==> flow/design.v <==
module edge_detector (
    input clock,
    input resetn,
    input increment_button,
    input tunning,
    output reg increment_signal
);
reg increment_button_prev;
reg reset_delay;  
always @(posedge clock or negedge resetn) begin
    if (!resetn) begin
        increment_button_prev <= 0;
        increment_signal <= 0;
        reset_delay <= 1'b1;  
    end else begin
        if (reset_delay != 1'b0) begin
            reset_delay <= reset_delay - 1'b1;
            increment_signal <= 0;  
        end else begin
            if (!increment_button_prev && increment_button && tunning) begin
                increment_signal <= 1;  
            end else begin
                increment_signal <= 0;  
            end
        end
        increment_button_prev <= increment_button;  
    end
end
endmodule
module my_counter #
(
    parameter counter_size = 31,
    parameter counter_limit = 32'd50000000
)
(
    input clock,
    input resetn,
    input enable,
    output reg [counter_size:0] counter
);
always @ (posedge clock or negedge resetn)
begin
    if (resetn == 1'b0) begin
        counter <= 'b0;
    end
    else begin
        if (enable == 1'b1) begin
            if (counter == counter_limit) begin
                counter <= 'b0;
            end
            else begin
                counter <= counter + 1'b1;
            end    
        end
        else begin
            counter <= counter;
        end
    end
end
endmodule
module my_signal_pulse #(
	parameter signal_period_one = 32'd50000000
)
(
input clock,
input resetn,
input [31:0] counter, 
output reg signal_gen
);
always @ (posedge clock or negedge resetn)
begin
  if(resetn == 1'b0) begin
    signal_gen <= 1'b0;
   end  
   else begin
	if(counter == signal_period_one) begin
		signal_gen <= 1'b1;
	end
	else begin
		signal_gen <= 1'b0;
	end
   end 
end
endmodule
module my_decoder (
    input clock,
    input resetn,
    input [31:0] seconds_in,
    input [31:0] minutes_in,
    input [31:0] hours_in,
    output reg [47:0] segment_out  
);
function [7:0] digit_to_segment;
    input [3:0] digit;
    case (digit)
        4'd0: digit_to_segment = 8'b11000000;  
        4'd1: digit_to_segment = 8'b11111001;  
        4'd2: digit_to_segment = 8'b10100100;  
        4'd3: digit_to_segment = 8'b10110000;  
        4'd4: digit_to_segment = 8'b10011001;  
        4'd5: digit_to_segment = 8'b10010010;  
        4'd6: digit_to_segment = 8'b10000010;  
        4'd7: digit_to_segment = 8'b11111000;  
        4'd8: digit_to_segment = 8'b10000000;  
        4'd9: digit_to_segment = 8'b10010000;  
        default: digit_to_segment = 8'b11000000;  
    endcase
endfunction
always @(posedge clock or negedge resetn) begin
    if (!resetn) begin
        segment_out <= {digit_to_segment(4'd0), digit_to_segment(4'd0), digit_to_segment(4'd0),
		  digit_to_segment(4'd0), digit_to_segment(4'd0), digit_to_segment(4'd0)};  
    end else begin
        if (seconds_in < 32'd60 && minutes_in < 32'd60 && hours_in < 32'd24) begin
            segment_out[7:0]   <= digit_to_segment(seconds_in % 10);  
            segment_out[15:8]  <= digit_to_segment(seconds_in / 10);  
            segment_out[23:16] <= digit_to_segment(minutes_in % 10);  
            segment_out[31:24] <= digit_to_segment(minutes_in / 10);  
            segment_out[39:32] <= digit_to_segment(hours_in % 10);    
            segment_out[47:40] <= digit_to_segment(hours_in / 10);    
        end else begin
            segment_out <= {digit_to_segment(4'd0), digit_to_segment(4'd0), digit_to_segment(4'd0), 
				digit_to_segment(4'd0), digit_to_segment(4'd0), digit_to_segment(4'd0)}; 
        end
    end
end
endmodule
module my_top_architecture (
    input clock,
    input resetn,
    input tunning,  
    input mode_switch,  
    input increment_button,  
    output wire [47:0] segment_out
);
wire [31:0] main_counter;
wire [31:0] seconds_counter;
wire [31:0] minutes_counter;
wire [31:0] hours_counter;
wire enable_seconds_counter;
wire enable_minutes_counter;
wire enable_hours_counter;
wire increment_signal;  
edge_detector edge_detector_inst (
    .clock(clock),
    .resetn(resetn),
    .increment_button(increment_button),
    .tunning(tunning),
    .increment_signal(increment_signal)
);
my_counter #(
    .counter_size(31),
    .counter_limit(32'd999)  
) main_counter_inst (
    .clock(clock),
    .resetn(resetn),
    .enable(1'b1),  
    .counter(main_counter)
);
my_signal_pulse #(
    .signal_period_one(32'd999)  
) my_signal_pulse_inst (
    .clock(clock),
    .resetn(resetn),
    .counter(main_counter),
    .signal_gen(enable_seconds_counter)  
);
my_counter #(
    .counter_size(31),
    .counter_limit(32'd59)  
) seconds_counter_inst (
    .clock(clock),
    .resetn(resetn),
    .enable(enable_seconds_counter && !tunning),  
    .counter(seconds_counter)
);
assign enable_minutes_counter = (enable_seconds_counter && (seconds_counter == 32'd59) && !tunning);
my_counter #(
    .counter_size(31),
    .counter_limit(32'd59)
) minutes_counter_inst (
    .clock(clock),
    .resetn(resetn),
    .enable(enable_minutes_counter || (increment_signal && mode_switch)),  
    .counter(minutes_counter)
);
assign enable_hours_counter = (enable_minutes_counter && (minutes_counter == 32'd59) && !tunning);
my_counter #(
    .counter_size(31),
    .counter_limit(32'd23)  
) hours_counter_inst (
    .clock(clock),
    .resetn(resetn),
    .enable(enable_hours_counter || (increment_signal && !mode_switch)),  
    .counter(hours_counter)
);
my_decoder my_decoder_inst (
    .clock(clock),
    .resetn(resetn),
    .seconds_in(seconds_counter),
    .minutes_in(minutes_counter),
    .hours_in(hours_counter),
    .segment_out(segment_out)
);
endmodule
# Tool chain data of my_top_architecture
# Module my_top_architecture before and after one edit of its RTL, step after step.
# "orig" refers to lines of the RTL above, "edited" to lines of the edited file.
# "change" is "edited" less "orig", of the values as shown; "change_rel_pct" is that difference over "orig", in percent.
# Operators: Yosys type, input widths -> output width; for muxes data width and select width s.
# Cell names lack the library's common part.
# Not given: --
[inputs] top_module="my_top_architecture" clock_port="clock" lib="sky130hd" corner="tt_025C_1v80"

# Edit of the RTL
# Unified diff, file above to edited file.
# This change comes from a script, not from a designer; no optimisation was intended.
# begin of diff
@@ -167,5 +167,5 @@
 );
 my_counter #(
-    .counter_size(31),
+    .counter_size(38),
     .counter_limit(32'd59)  
 ) seconds_counter_inst (
# end of diff

# After elaboration
# Source: Yosys, flattened and elaborated, memories not mapped. Widths are those after wreduce; folded enables and synchronous resets count as part of the registers. Registers that Yosys merges into a memory's read port (data or address) are not register bits. Print and check cells do not count. Equal cells are merged and count once.
# Yosys's memory passes give these memory sizes; they may raise the number of words (mostly to a power of two), join words into wider ones and drop unused or constant bits.
[word_totals] element="reg_bits" orig=180 edited=187 change=7 change_rel_pct=3.89
[word_totals] element="elab_cells" orig=63 edited=64 change=1 change_rel_pct=1.59
[word_totals] element="mem_bits_ro" orig=672 edited=672 change=0 change_rel_pct=0.00
[word_totals] element="mem_count" orig=6 edited=6 change=0 change_rel_pct=0.00
[classes] element="addsub" orig=5 edited=5 change=0 change_rel_pct=0.00
[classes] element="muxes" orig=14 edited=14 change=0 change_rel_pct=0.00
[classes] element="cmp" orig=3 edited=3 change=0 change_rel_pct=0.00
[classes] element="reduce_logical" orig=16 edited=16 change=0 change_rel_pct=0.00
[classes] element="n_div" orig=6 edited=6 change=0 change_rel_pct=0.00
[classes] element="eq_ne" orig=4 edited=5 change=1 change_rel_pct=25.00
[memory_table] element="mem_shapes" orig="16 x 7 bit 1R0W; 16 x 7 bit 1R0W; 16 x 7 bit 1R0W; 16 x 7 bit 1R0W; 16 x 7 bit 1R0W; 16 x 7 bit 1R0W" edited="16 x 7 bit 1R0W; 16 x 7 bit 1R0W; 16 x 7 bit 1R0W; 16 x 7 bit 1R0W; 16 x 7 bit 1R0W; 16 x 7 bit 1R0W"
[op_table] cell="$add 32x1->32 const B" orig=4 edited=3 change=-1 change_rel_pct=-25.00
[op_table] cell="$mux 32" orig=4 edited=3 change=-1 change_rel_pct=-25.00
[op_table] cell="$add 39x1->39 const B" orig=0 edited=1 change=1
[op_table] cell="$eq 39x6->1 const B" orig=0 edited=1 change=1
[op_table] cell="$mux 39" orig=0 edited=1 change=1
[op_table] cell="$logic_and 1x1->1" orig=11 edited=11 change=0 change_rel_pct=0.00
[op_table] cell="$mux 8" orig=6 edited=6 change=0 change_rel_pct=0.00
[op_table] cell="$mux 1" orig=4 edited=4 change=0 change_rel_pct=0.00
[op_table] cell="$div 32x4->32 const B" orig=3 edited=3 change=0 change_rel_pct=0.00
[op_table] cell="$logic_not 1->1" orig=3 edited=3 change=0 change_rel_pct=0.00
[op_table] cell="$mod 32x4->32 const B" orig=3 edited=3 change=0 change_rel_pct=0.00
[op_table] cell="$eq 32x6->1 const B" orig=2 edited=2 change=0 change_rel_pct=0.00
[op_table] cell="$logic_or 1x1->1" orig=2 edited=2 change=0 change_rel_pct=0.00
[op_table] cell="$lt 32x6->1 const B" orig=2 edited=2 change=0 change_rel_pct=0.00
[op_table] cell="$eq 32x10->1 const B" orig=1 edited=1 change=0 change_rel_pct=0.00
[op_table] cell="$eq 32x5->1 const B" orig=1 edited=1 change=0 change_rel_pct=0.00
[op_table] cell="$lt 32x5->1 const B" orig=1 edited=1 change=0 change_rel_pct=0.00
[op_table] cell="$sub 1x1->1 const B" orig=1 edited=1 change=0 change_rel_pct=0.00

# Longest topological paths
# Yosys ltp: most cells in a row. Word level: on the elaborated netlist, between registers, memories and ports. Mapped: between sequential cells and ports; inverters and the memories' decode and read muxes count.
[depth] element="word_depth" orig=6 edited=6 change=0 change_rel_pct=0.00
[depth] element="ABC_AREA" orig="0" edited="0"
[depth] element="ltp_mapped" orig=55 edited=53 change=-2 change_rel_pct=-3.64

# After synthesis
# Yosys stat after the flow's synthesis: flattened, memories mapped to cells. It holds for the ABC_AREA given above (unset counts as 0); a run with the other value may have another netlist.
[mapped] element="mapped_area_um2" orig=23435.0 edited=21951.1 change=-1483.9 change_rel_pct=-6.33
[mapped] element="sequential_area_um2" orig=4362.9 edited=4538.1 change=175.2 change_rel_pct=4.02
[mapped] element="flip_flops" orig=174 edited=181 change=7 change_rel_pct=4.02
[mapped] element="stdcells" orig=3086 edited=2925 change=-161 change_rel_pct=-5.22
[types] type="nor3_1" orig=133 edited=104 change=-29 change_rel_pct=-21.80
[types] type="nand2_1" orig=258 edited=284 change=26 change_rel_pct=10.08
[types] type="mux2i_1" orig=58 edited=42 change=-16 change_rel_pct=-27.59
[types] type="a31oi_1" orig=46 edited=31 change=-15 change_rel_pct=-32.61
[types] type="a21oi_1" orig=143 edited=130 change=-13 change_rel_pct=-9.09
[types] type="o31ai_1" orig=29 edited=16 change=-13 change_rel_pct=-44.83
[types] type="o211ai_1" orig=60 edited=48 change=-12 change_rel_pct=-20.00
[types] type="o221ai_1" orig=25 edited=13 change=-12 change_rel_pct=-48.00
[types] type="buf_6" orig=18 edited=6 change=-12 change_rel_pct=-66.67
[types] type="clkbuf_1" orig=148 edited=137 change=-11 change_rel_pct=-7.43
[types] type="nor4_1" orig=63 edited=53 change=-10 change_rel_pct=-15.87
[types] type="buf_4" orig=27 edited=17 change=-10 change_rel_pct=-37.04
[types] type="xnor2_1" orig=135 edited=144 change=9 change_rel_pct=6.67
[types] type="a211o_1" orig=15 edited=24 change=9 change_rel_pct=60.00
[types] type="o21ai_0" orig=109 edited=117 change=8 change_rel_pct=7.34
[types] type="and3_1" orig=44 edited=52 change=8 change_rel_pct=18.18
[types] type="dfrtp_1" orig=167 edited=174 change=7 change_rel_pct=4.19
[types] type="inv_1" orig=93 edited=86 change=-7 change_rel_pct=-7.53
# Not every row of either side is listed.
# The figures by module come from a second, unflattened synthesis with its own total; it is not the netlist above.
[hier_totals] element="hier_cells" orig=3121 edited=3159 change=38 change_rel_pct=1.22
[hier_totals] element="area_unflattened_um2" orig=24019.3 edited=24345.8 change=326.5 change_rel_pct=1.36
# Rows give one instance, submodules left out.
[modules_orig] module="my_decoder" area_um2=17170.2 n_cells=2476 mod_seq_area_um2=1058.5 instances=1
[modules_orig] module="my_counter" area_um2=1614.0 n_cells=149 mod_seq_area_um2=800.8 instances=2
[modules_orig] module="my_counter" area_um2=1620.3 n_cells=154 mod_seq_area_um2=800.8 instances=1
[modules_orig] module="my_counter" area_um2=1569.0 n_cells=147 mod_seq_area_um2=800.8 instances=1
[modules_orig] module="my_top_architecture" area_um2=211.5 n_cells=28 mod_seq_area_um2=0.0 instances=1
[modules_orig] module="my_signal_pulse #(signal_period_one=999)" area_um2=127.6 n_cells=13 mod_seq_area_um2=25.0 instances=1
[modules_orig] module="edge_detector" area_um2=92.6 n_cells=5 mod_seq_area_um2=76.3 instances=1
[modules_edited] module="my_decoder" area_um2=17170.2 n_cells=2476 mod_seq_area_um2=1058.5 instances=1
[modules_edited] module="my_counter" area_um2=1940.6 n_cells=187 mod_seq_area_um2=975.9 instances=1
[modules_edited] module="my_counter" area_um2=1620.3 n_cells=154 mod_seq_area_um2=800.8 instances=1
[modules_edited] module="my_counter" area_um2=1614.0 n_cells=149 mod_seq_area_um2=800.8 instances=1
[modules_edited] module="my_counter" area_um2=1569.0 n_cells=147 mod_seq_area_um2=800.8 instances=1
[modules_edited] module="my_top_architecture" area_um2=211.5 n_cells=28 mod_seq_area_um2=0.0 instances=1
[modules_edited] module="my_signal_pulse #(signal_period_one=999)" area_um2=127.6 n_cells=13 mod_seq_area_um2=25.0 instances=1
[modules_edited] module="edge_detector" area_um2=92.6 n_cells=5 mod_seq_area_um2=76.3 instances=1

# Worst setup path after synthesis
# OpenSTA on the mapped netlist: ideal clock, no wires. The path of least setup slack (recovery checks aside). Input and output delay are each 20% of the period. Register names are those of the netlist, which keeps one name where synthesis merged equal registers.
[synth_timing] element="path_type" orig="register to register" edited="register to register"
[synth_timing] element="startpoint" orig="register minutes_counter_inst.counter[31]" edited="register minutes_counter_inst.counter[27]"
[synth_timing] element="endpoint" orig="register my_decoder_inst.segment_out[20]" edited="register my_decoder_inst.segment_out[20]"
[synth_timing] element="delay_ns" orig=10.675 edited=11.155 change=0.480 change_rel_pct=4.50
[synth_timing] element="setup_ns" orig=0.132 edited=0.120 change=-0.012
[synth_timing] element="stages" orig=49 edited=47 change=-2 change_rel_pct=-4.08
[synth_timing] element="arrival_ns" orig=10.543 edited=11.035 change=0.492 change_rel_pct=4.67
[synth_timing] element="required_time_ns" orig=14.868 edited=14.880 change=0.012 change_rel_pct=0.08
[synth_timing] element="slack_ns" orig=4.325 edited=3.846 change=-0.479
[synth_timing] element="tclk_ns" orig=15.0 edited=15.0 change=0.0 change_rel_pct=0.00
[synth_timing] element="t_first_pin_ns" orig=0.000 edited=0.000 change=0.000
[synth_timing] element="synth_period_reached_ns" orig=10.675 edited=11.154 change=0.479 change_rel_pct=4.49
# "delay_ns" is the arrival time less input delay plus setup time.
# "stages" counts driving pins, that of a launching flip-flop among them; a cell with two outputs on the path counts twice.
# "synth_period_reached_ns" is the clock period less the worst setup slack; recovery checks do not enter. This is arithmetic on one report: input and output delays are still those of the set period (20% each).
# At most two assigning lines are given for a register; there are more.
[synth_via_orig] path_cell_list="dfrtp_1 buf_2 or3b_1 nand3_1 a32oi_1 and3_1 o32a_1 or4_4 a21oi_1 a21oi_1 a32oi_1 o32a_1 mux2i_1 or2_1 buf_2 buf_6 nor2_1 mux2_2 (+13 left out) mux2i_1 o31a_1 o211ai_1 a21oi_1 o311a_1 buf_2 o31ai_1 a21oi_1 a21oi_4 maj3_1 nand2_1 a21o_1 xnor2_1 inv_1 ha_1 mux2_2 mux2i_1 nor2_1"
[synth_lines_orig] element="start, declared" line=39 source="output reg [counter_size:0] counter"
[synth_lines_orig] element="start, assigned" line=52 source="counter <= counter + 1'b1;"
[synth_lines_orig] element="start, assigned" line=56 source="counter <= counter;"
[synth_lines_orig] element="end, assigned" line=111 source="segment_out <= {digit_to_segment(4'd0), digit_to_segment(4'd0), digit_to_segment(4'd0),"
[synth_lines_orig] element="end, assigned" line=117 source="segment_out[23:16] <= digit_to_segment(minutes_in % 10);"
[synth_lines_orig] element="end, declared" line=91 source="output reg [47:0] segment_out"
# orig: No chain of elaborated cells between the ends is given.
[synth_via_edited] path_cell_list="dfrtp_1 buf_4 nor3b_2 mux2i_1 a221o_1 or2_1 buf_2 a211o_1 a32o_1 buf_6 o31a_1 o311a_1 o31a_1 o2111a_1 or3_4 a21oi_4 nand3_2 o221a_1 (+11 left out) a211oi_2 a2111oi_0 a311o_1 nor3_2 mux2_2 o2111ai_1 nand2_1 o311a_1 buf_6 nand2_4 a21oi_2 xnor2_1 inv_1 ha_1 and4_1 a41oi_1 o311ai_1 a31o_1"
[synth_lines_edited] element="start, declared" line=39 source="output reg [counter_size:0] counter"
[synth_lines_edited] element="start, assigned" line=52 source="counter <= counter + 1'b1;"
[synth_lines_edited] element="start, assigned" line=56 source="counter <= counter;"
[synth_lines_edited] element="end, assigned" line=111 source="segment_out <= {digit_to_segment(4'd0), digit_to_segment(4'd0), digit_to_segment(4'd0),"
[synth_lines_edited] element="end, assigned" line=117 source="segment_out[23:16] <= digit_to_segment(minutes_in % 10);"
[synth_lines_edited] element="end, declared" line=91 source="output reg [47:0] segment_out"
# edited: No chain of elaborated cells between the ends is given.

# Timing after layout
# From the final timing report of each run of set A: the path of least setup slack in the routed layout; clock arrival at registers is part of the times.
[layout_timing] element="path_type" orig="register to register" edited="register to register"
[layout_timing] element="startpoint" orig="register minutes_counter_inst.counter[28]" edited="register minutes_counter_inst.counter[30]"
[layout_timing] element="endpoint" orig="register my_decoder_inst.segment_out[21]" edited="register my_decoder_inst.segment_out[20]"
[layout_timing] element="required_time_ns" orig=15.32 edited=15.36 change=0.04 change_rel_pct=0.26
[layout_timing] element="tclk_ns" orig=15.0 edited=15.0 change=0.0 change_rel_pct=0.00
[layout_timing] element="arrival_ns" orig=14.33 edited=14.16 change=-0.17 change_rel_pct=-1.19
[layout_timing] element="slack_ns" orig=0.99 edited=1.20 change=0.21
[layout_timing] element="stages" orig=42 edited=43 change=1 change_rel_pct=2.38
[layout_timing] element="t_first_pin_ns" orig=0.45 edited=0.45 change=0.00 change_rel_pct=0.00
[layout_timing] element="setup_ns" orig=0.13 edited=0.10 change=-0.03
# At most two assigning lines are given for a register; there are more.
[layout_via_orig] path_cell_list="dfrtp_1 nor2_1 a22oi_1 a32oi_1 and3_1 o32a_1 a211oi_1 o21ai_2 or3_1 a21oi_1 o21a_1 maj3_2 nor2_1 o32ai_2 mux2_2 a211oi_2 a32oi_1 a22o_1 (+6 left out) o31a_1 nor3_2 nor3_1 o31ai_2 a31oi_1 o21ai_0 o311a_1 and2_1 a21oi_1 a21oi_4 maj3_1 nand2_1 a21o_1 xnor2_1 inv_1 ha_1 or2_1 a21oi_1"
[layout_lines_orig] element="start, declared" line=39 source="output reg [counter_size:0] counter"
[layout_lines_orig] element="start, assigned" line=52 source="counter <= counter + 1'b1;"
[layout_lines_orig] element="start, assigned" line=56 source="counter <= counter;"
[layout_lines_orig] element="end, assigned" line=111 source="segment_out <= {digit_to_segment(4'd0), digit_to_segment(4'd0), digit_to_segment(4'd0),"
[layout_lines_orig] element="end, assigned" line=117 source="segment_out[23:16] <= digit_to_segment(minutes_in % 10);"
[layout_lines_orig] element="end, declared" line=91 source="output reg [47:0] segment_out"
# orig: No chain of elaborated cells between the ends is given.
[layout_via_edited] path_cell_list="dfrtp_1 nor2b_2 mux2_2 o211ai_4 mux2_1 o221ai_1 a32o_1 nor2_1 a311oi_1 and3b_1 nand2b_1 o211a_1 o21ai_1 o211a_1 nor2_1 a311oi_1 a22o_1 a211oi_1 (+7 left out) o211ai_1 o211ai_2 or4_1 a221oi_2 nand2_1 mux2_2 o2111ai_1 nand2_1 o311a_1 nand2_4 a21oi_2 xnor2_1 inv_1 ha_1 and4_1 a41oi_1 o311ai_1 a31o_1"
[layout_lines_edited] element="start, declared" line=39 source="output reg [counter_size:0] counter"
[layout_lines_edited] element="start, assigned" line=52 source="counter <= counter + 1'b1;"
[layout_lines_edited] element="start, assigned" line=56 source="counter <= counter;"
[layout_lines_edited] element="end, assigned" line=111 source="segment_out <= {digit_to_segment(4'd0), digit_to_segment(4'd0), digit_to_segment(4'd0),"
[layout_lines_edited] element="end, assigned" line=117 source="segment_out[23:16] <= digit_to_segment(minutes_in % 10);"
[layout_lines_edited] element="end, declared" line=91 source="output reg [47:0] segment_out"
# edited: No chain of elaborated cells between the ends is given.

# Measured runs
# Runs of the flow (Yosys, OpenROAD) on both versions; the two runs of a pair have the same settings. The constraints put input and output delay at 20% of the set period each and load the outputs with 0.01 pF.
[flow_settings_set_A] CORE_UTILIZATION=40 PLACE_DENSITY=0.6 period_ns=15.0 CAP_MARGIN=20 CORE_MARGIN=2 SLEW_MARGIN=20
[results_set_A] element="dieArea_um2" orig=60540.6 edited=56767.8 change=-3772.8 change_rel_pct=-6.23
[results_set_A] element="layout_stdcell_area_um2" orig=24282.0 edited=23045.9 change=-1236.1 change_rel_pct=-5.09
[results_set_A] element="ws_hold_ns" orig=0.419 edited=0.436 change=0.017
[results_set_A] element="layout_utilization_pct" orig=42.0 edited=42.7 change=0.7
[results_set_A] element="final_setup_ws_ns" orig=0.993 edited=1.200 change=0.207
[results_set_A] element="power_total_mw" orig=1.131 edited=1.267 change=0.136 change_rel_pct=12.02
[results_set_A] element="achieved_clock_period_ns" orig=14.007 edited=13.800 change=-0.207 change_rel_pct=-1.48
[results_set_A] element="synthArea_um2" orig=23435.0 edited=21951.1 change=-1483.9 change_rel_pct=-6.33
[results_set_A] element="tns_ns" orig=0.000 edited=0.000 change=0.000
# "achieved_clock_period_ns" means the clock period less the worst setup slack. The figure is calculated, with input and output delays left at 20% of the set period.
# "power_total_mw" rests on the timing tool's default activity at the inputs, not on a simulated workload.
